==> flow/design.v <==
`timescale 1ns / 1ps
module rotr
    #(parameter BW = 64)
    (
        input [BW - 1:0] val,     
        input [5:0] n_1,          
        input [5:0] n_2,          
        output [BW - 1:0] out
    );
    assign out = ((val >> n_1) | (val << (BW - n_1))) ^ ((val >> n_2) | (val << (BW - n_2)));
endmodule
`timescale 1ns / 1ps
module round_counter (
    input clk,               
    input load,              
    input inc,               
    output reg [3:0] dout,   
    output reg done          
);
    always @(posedge clk) begin
        if (load) begin
            dout <= 0;        
            done <= 0;
        end
        else if (inc && !done) begin
            dout <= dout + 1;        
            if (dout == 4'd11)       
                done <= 1;
        end
    end
endmodule
`timescale 1ns / 1ps
module ascon_p_serial_multiround     
     #(parameter BW = 64) (
         input clk,
         input rstn,
         input en,                        
         input en_inc,                    
         input [2:0] slice_idx,           
         input [BW-1:0] slice_in,         
         output reg [BW-1:0] slice_out,   
         output done                      
     );
    reg [BW-1:0] state [0:4];
    wire [3:0] round;
    wire [BW*5 - 1:0] next_state_w;
    always @(posedge clk or negedge rstn) begin
        if (!rstn) begin
            state[0] <= 0; state[1] <= 0; state[2] <= 0;
            state[3] <= 0; state[4] <= 0;
        end else if (en) begin
            state[slice_idx] <= slice_in;
        end 
        else if (en_inc && !done) begin
            {state[0], state[1], state[2], state[3], state[4]} <= next_state_w;
        end
    end
    wire [BW-1:0] s_rc0, s_rc1, s_rc2, s_rc3, s_rc4;
    wire [BW-1:0] s_p1_0, s_p1_1, s_p1_2, s_p1_3, s_p1_4;
    wire [BW-1:0] t0, t1, t2, t3, t4;
    wire [BW-1:0] s_p2_0, s_p2_1, s_p2_2, s_p2_3, s_p2_4;
    wire [BW-1:0] s_sub_0, s_sub_1, s_sub_2, s_sub_3, s_sub_4;
    wire [BW-1:0] s_q0, s_q1, s_q2, s_q3, s_q4;
    wire [BW-1:0] s_ld_0, s_ld_1, s_ld_2, s_ld_3, s_ld_4;
    assign s_rc0 = state[0];
    assign s_rc1 = state[1];
    assign s_rc2 = state[2] ^ {{56'd0}, (8'd240 - 8'd15 * round)};  
    assign s_rc3 = state[3];
    assign s_rc4 = state[4];
    assign s_p1_0 = s_rc0 ^ s_rc4;
    assign s_p1_4 = s_rc4 ^ s_rc3;
    assign s_p1_2 = s_rc2 ^ s_rc1;
    assign s_p1_1 = s_rc1;
    assign s_p1_3 = s_rc3;
    assign t0 = (~s_p1_0) & s_p1_1;
    assign t1 = (~s_p1_1) & s_p1_2;
    assign t2 = (~s_p1_2) & s_p1_3;
    assign t3 = (~s_p1_3) & s_p1_4;
    assign t4 = (~s_p1_4) & s_p1_0;
    assign s_p2_0 = s_p1_0 ^ t1;
    assign s_p2_1 = s_p1_1 ^ t2;
    assign s_p2_2 = s_p1_2 ^ t3;
    assign s_p2_3 = s_p1_3 ^ t4;
    assign s_p2_4 = s_p1_4 ^ t0;
    assign s_sub_1 = s_p2_1 ^ s_p2_0;
    assign s_sub_0 = s_p2_0 ^ s_p2_4;
    assign s_sub_3 = s_p2_3 ^ s_p2_2;
    assign s_sub_2 = s_p2_2 ^ {BW{1'b1}};
    assign s_sub_4 = s_p2_4;
    assign s_ld_0 = s_sub_0 ^ s_q0;
    assign s_ld_1 = s_sub_1 ^ s_q1;
    assign s_ld_2 = s_sub_2 ^ s_q2;
    assign s_ld_3 = s_sub_3 ^ s_q3;
    assign s_ld_4 = s_sub_4 ^ s_q4;
    assign next_state_w = {s_ld_0, s_ld_1, s_ld_2, s_ld_3, s_ld_4};
    reg [BW-1:0] tmp_out;
    always @(*) begin
        case (slice_idx)
            3'd0: tmp_out = state[0];
            3'd1: tmp_out = state[1];
            3'd2: tmp_out = state[2];
            3'd3: tmp_out = state[3];
            3'd4: tmp_out = state[4];
            default: tmp_out = 0;
        endcase
    end
    always @(posedge clk or negedge rstn) begin
        if (!rstn)
            slice_out <= 'd0;
        else 
            slice_out <= tmp_out;
    end
    round_counter round_ctr (
        .clk(clk),
        .load(!rstn || en),    
        .inc(en_inc),
        .dout(round),
        .done(done)
    );
    rotr ROT0(.val(s_sub_0), .n_1(19), .n_2(28), .out(s_q0));
    rotr ROT1(.val(s_sub_1), .n_1(61), .n_2(39), .out(s_q1));
    rotr ROT2(.val(s_sub_2), .n_1(1),  .n_2(6),  .out(s_q2));
    rotr ROT3(.val(s_sub_3), .n_1(10), .n_2(17), .out(s_q3));
    rotr ROT4(.val(s_sub_4), .n_1(7),  .n_2(41), .out(s_q4));
endmodule
======== Reports on ascon_p_serial_multiround ========
What the tools print for ascon_p_serial_multiround, step after step.
Line numbers count from 1 in the design file above.
Operators: Yosys type, input widths -> output width; for muxes data width and select width s.
Library cell names are shortened.
A cell with n/a has no value.
design
  design top .............................. ascon_p_serial_multiround
  clock ................................... clk
  cell library ............................ sky130hd
  timing corner ........................... tt_025C_1v80

======== Word level ========
Yosys after proc, flatten, opt, wreduce and memory -nomap, before mapping. Print and check cells are not counted. Equal cells are merged and count once.
word-level totals
  output and inout bits ................... 65
  flip-flop bits (word level) ............. 389
  input bits .............................. 71
  elaborated cells ........................ 92
operators by class
  multiplexer cells ....................... 16
  reduce/logical cells .................... 12
  multiply operators ...................... 1
  bitwise gates (word level) .............. 43
  equal/unequal tests ..................... 10
  $add $sub $neg .......................... 2
operators by type and width
  operator             number
  $xor 64x64->64       21
  $mux 64              15
  $not 64->64          6
  $and 64x64->64       5
  $pmux 64 s5          1
  $or 23x64->64        1
  $or 25x64->64        1
  $or 3x64->64         1
  $or 36x64->64        1
  $or 45x64->64        1
  $or 47x64->64        1
  $or 54x64->64        1
  $or 57x64->64        1
  $or 58x64->64        1
  $or 63x64->64        1
  $xor 64x8->64        1
  $mul 4x4->8 const A  1
  $reduce_and 2->1     6
  $ne 2x1->1 const B   5
  $sub 8x8->8 const A  1
  $eq 3x2->1 const B   2
  $add 4x1->4 const B  1
  $eq 4x4->1 const B   1
  $eq 3x1->1 const B   1
  $eq 3x3->1 const B   1
  $logic_not 3->1      1
  $logic_not 1->1      2
  $reduce_bool 2->1    1
Other operator kinds: 2; their cells: 2.

======== Logic depth ========
Yosys ltp: most cells in a row. Word level: on the elaborated netlist, between registers, memories and ports. Mapped: between sequential cells and ports; inverters and the memories' decode and read muxes count.
logic depth
  word-level depth ........................ 13
  ABC_AREA ................................ 0
  mapped depth ............................ 18
  gate-level depth less buffers ........... 18

======== Mapped cells and area ========
Yosys stat after the flow's synthesis: flattened, memories mapped to cells. It holds for the ABC_AREA given above (unset counts as 0); a run with the other value may have another netlist.
cells by type
  cell      number  area in all (um2)
  dfrtp_1   384     9.61E+03
  xnor2_1   856     7497.19
  xor2_1    301     2.64E+03
  ha_1      144     1.8E+03
  o21ai_0   293     1.47E+03
  nand2_1   378     1.42E+03
  o211ai_1  164     1.23E+03
  mux2i_1   103     1.03E+03
  o21a_1    128     960.922
  a21oi_1   134     670.643
  nor2_1    176     660.634
  inv_1     157     589.315
  nand2b_1  84      525.504
  a22oi_1   63      472.954
  clkbuf_1  121     454.186
  o22ai_1   64      400.384
  a31oi_1   24      150.144
  buf_2     27      135.13
Not listed: further types 27, cells in them 98.
synthesis totals
  standard cells after synthesis .......... 3699
  buffer cells ............................ 173
  synthesis area .......................... 32627.5 um2
  mapped flip-flops ....................... 389
  sequential part of the area ............. 9709.3 um2
By module: a second synthesis without flattening, with its own total; a netlist apart from the flattened one above.
unflattened totals
  cells (unflattened synthesis) ........... 14934
  area total of the unflattened synthesis .. 127825.1 um2
Each row is one instance without its submodules.
by module
  module                     area (um2)  instances  sequential area (um2)  cells
  rotr                       19806.5     5          0.0                    2371
  ascon_p_serial_multiround  28576.2     1          9609.2                 3058
  round_counter              216.5       1          100.1                  21

======== Path before layout ========
Source: OpenSTA report_checks on the synthesized netlist (no wires, ideal clock, input and output delay 20% of the period each), path of least setup slack; recovery checks are left aside. Register names are those of the netlist, which keeps one name where synthesis merged equal registers.
path after synthesis
  path kind ............................... reg2reg
  from .................................... register round_ctr.dout[2]
  to ...................................... register state[3][53]
  clock period ............................ 4.2 ns
  launch time at the first pin ............ 0.000 ns
  delay of the path ....................... 4.167 ns
  driving pins on the path ................ 18
  library setup time ...................... 0.133 ns
  data arrival time ....................... 4.034 ns
  required time ........................... 4.067 ns
  buffers on the path ..................... 0
  slack ................................... 0.033 ns
  period reached after synthesis .......... 4.167 ns
"delay of the path" = arrival - input delay + setup time.
"driving pins on the path": output pins that drive a net of the path, with the launching flip-flop's if there is one; two outputs of one cell count as two.
"period reached after synthesis" is the clock period less the worst setup slack; recovery checks do not enter. This is arithmetic on one report: input and output delays are still those of the set period (20% each).
Between the ends stands the longest chain of elaborated cells between them, by number of cells; it is not shown to be the way that was timed. Of several equally long chains one is given.
Each line given opens the expression or statement behind the cell; cells for indexed reads and writes are added by Yosys, which also makes memories of some case tables.
on the way, after synthesis
  path through ............................ dfxtp_1 > inv_1 > fa_1 > fa_1 > inv_1 > ha_1 > inv_1 > ha_1 > a21o_1 > a21oi_1 > xnor2_1 > ha_1 > xnor2_1 > xnor2_1 > xor2_1 > xnor2_1 > o21ai_0 > o21ai_0
  cells in the longest elaborated chain ... 11
  elaborated cells on any way between the ends .. 11
  source lines of those cells ............. 8
  those cells by class .................... add/sub: 1; mul: 1; mux: 2; logic: 7
RTL lines, path after synthesis
  what            RTL line  text
  from (decl)     17        output reg [3:0] dout,
  from (assign)   22        dout <= 0;
  from (assign)   26        dout <= dout + 1;
  $mul 4x4->8     67        assign s_rc2 = state[2] ^ {{56'd0}, (8'd240 - 8'd15 * round)};
  $sub 8x8->8     67
  $xor 64x8->64   67
  $xor 64x64->64  72        assign s_p1_2 = s_rc2 ^ s_rc1;
  $xor 64x64->64  82        assign s_p2_2 = s_p1_2 ^ t3;
  $xor 64x64->64  87        assign s_sub_3 = s_p2_3 ^ s_p2_2;
  $or 47x64->64   10        assign out = ((val >> n_1) | (val << (BW - n_1))) ^ ((val >> n_2) | (val << (BW - n_2)));
  $xor 64x64->64  10
  $xor 64x64->64  93        assign s_ld_3 = s_sub_3 ^ s_q3;
  $mux 64         54        else if (en_inc && !done) begin
  $mux 64         51        end else if (en) begin
  to (assign)     50        state[3] <= 0; state[4] <= 0;
  to (assign)     52        state[slice_idx] <= slice_in;
  to (decl)       44        reg [BW-1:0] state [0:4];

======== Timing after layout ========
From the final timing report of entry A: the path of least setup slack in the routed layout; clock arrival at registers is part of the times.
path after layout
  path kind ............................... in2reg
  from .................................... input port en
  to ...................................... register state[1][21]
  required time ........................... 7.19 ns
  data arrival time ....................... 6.81 ns
  clock period ............................ 6.63 ns
  library setup time ...................... 0.09 ns
  slack ................................... 0.38 ns
  driving pins on the path ................ 8
  input delay ............................. 1.33 ns
  buffers on the path ..................... 6
  launch time at the first pin ............ 1.33 ns
Between the ends stands the longest chain of elaborated cells between them, by number of cells; it is not shown to be the way that was timed. Of several equally long chains one is given.
on the way, after layout
  path through ............................ clkdlybuf4s50_1 > buf_2 > buf_2 > buf_2 > clkbuf_1 > buf_1 > o211ai_1 > o21ai_0
  cells in the longest elaborated chain ... 2
  elaborated cells on any way between the ends .. 4
  source lines of those cells ............. 1
  those cells by class .................... eq/ne: 1; mux: 1; reduce/logical: 2
RTL lines, path after layout
  what              RTL line  text
  from (decl)       37        input en,
  $ne 2x1->1        n/a
  $reduce_and 2->1  n/a
  to (assign)       49        state[0] <= 0; state[1] <= 0; state[2] <= 0;
  to (assign)       52        state[slice_idx] <= slice_in;
  to (decl)         44        reg [BW-1:0] state [0:4];

Memo
Re: implementation data of ascon_p_serial_multiround

Stored flow runs of ascon_p_serial_multiround (3 of them; Yosys, OpenROAD, sky130hd). They differ in their settings and are not a sequence. Constraints: input delay and output delay 20% of the set period each, output load 0.01 pF.
"clock period reached": clock period set for the run, less the worst setup slack. It is reckoned from that one timing run; input and output delays stay at 20% of the period that was set.
"worst path time": the worst setup path's part of the clock period (all of it between registers, 20% less for each end at a port) less its slack. A launch clock that arrives late makes it longer, a capture clock that arrives late makes it shorter.

---- entry A ----
settings
  ABC_AREA = 0
  CELL_PAD_IN_SITES_GLOBAL_PLACEMENT = 1
  CORE_ASPECT_RATIO = 1.56
  CORE_MARGIN = 9
  CORE_UTILIZATION = 32
  CTS_CLUSTER_SIZE = 41
  GPL_TIMING_DRIVEN = 0
  MIN_ROUTING_LAYER = met2
  PLACE_DENSITY_LB_ADDON = 0.17
  SETUP_SLACK_MARGIN = -0.01
  SLEW_MARGIN = 0
  period_ns = 6.63
  CAP_MARGIN = 20
results
  utilization after layout ................ 38.5%
  die outline area ........................ 114065.0 um2
  area of the synthesized netlist ......... 32627.5 um2
  smallest setup slack .................... 0.379 ns
  clock period reached .................... 6.251 ns
  setup TNS ............................... 0.000 ns
  worst path time ......................... 4.93 ns
  critical path kind ...................... in2reg

---- entry B ----
settings
  CORE_UTILIZATION = 40
  period_ns = 4.2
  CAP_MARGIN = 20
  CORE_MARGIN = 2
  SLEW_MARGIN = 20
results
  utilization after layout ................ 47.0%
  die outline area ........................ 83868.2 um2
  area of the synthesized netlist ......... 32627.5 um2
  smallest setup slack .................... 0.165 ns
  clock period reached .................... 4.035 ns
  setup TNS ............................... 0.000 ns
  worst path time ......................... 4.04 ns
  critical path kind ...................... reg2reg

---- entry C ----
settings
  CORE_UTILIZATION = 40
  period_ns = 4.09
  CAP_MARGIN = 20
  CORE_MARGIN = 2
  SLEW_MARGIN = 20
results
  utilization after layout ................ 47.7%
  die outline area ........................ 83868.2 um2
  area of the synthesized netlist ......... 32627.5 um2
  smallest setup slack .................... 0.174 ns
  clock period reached .................... 3.916 ns
  setup TNS ............................... 0.000 ns
  worst path time ......................... 3.92 ns
  critical path kind ...................... reg2reg
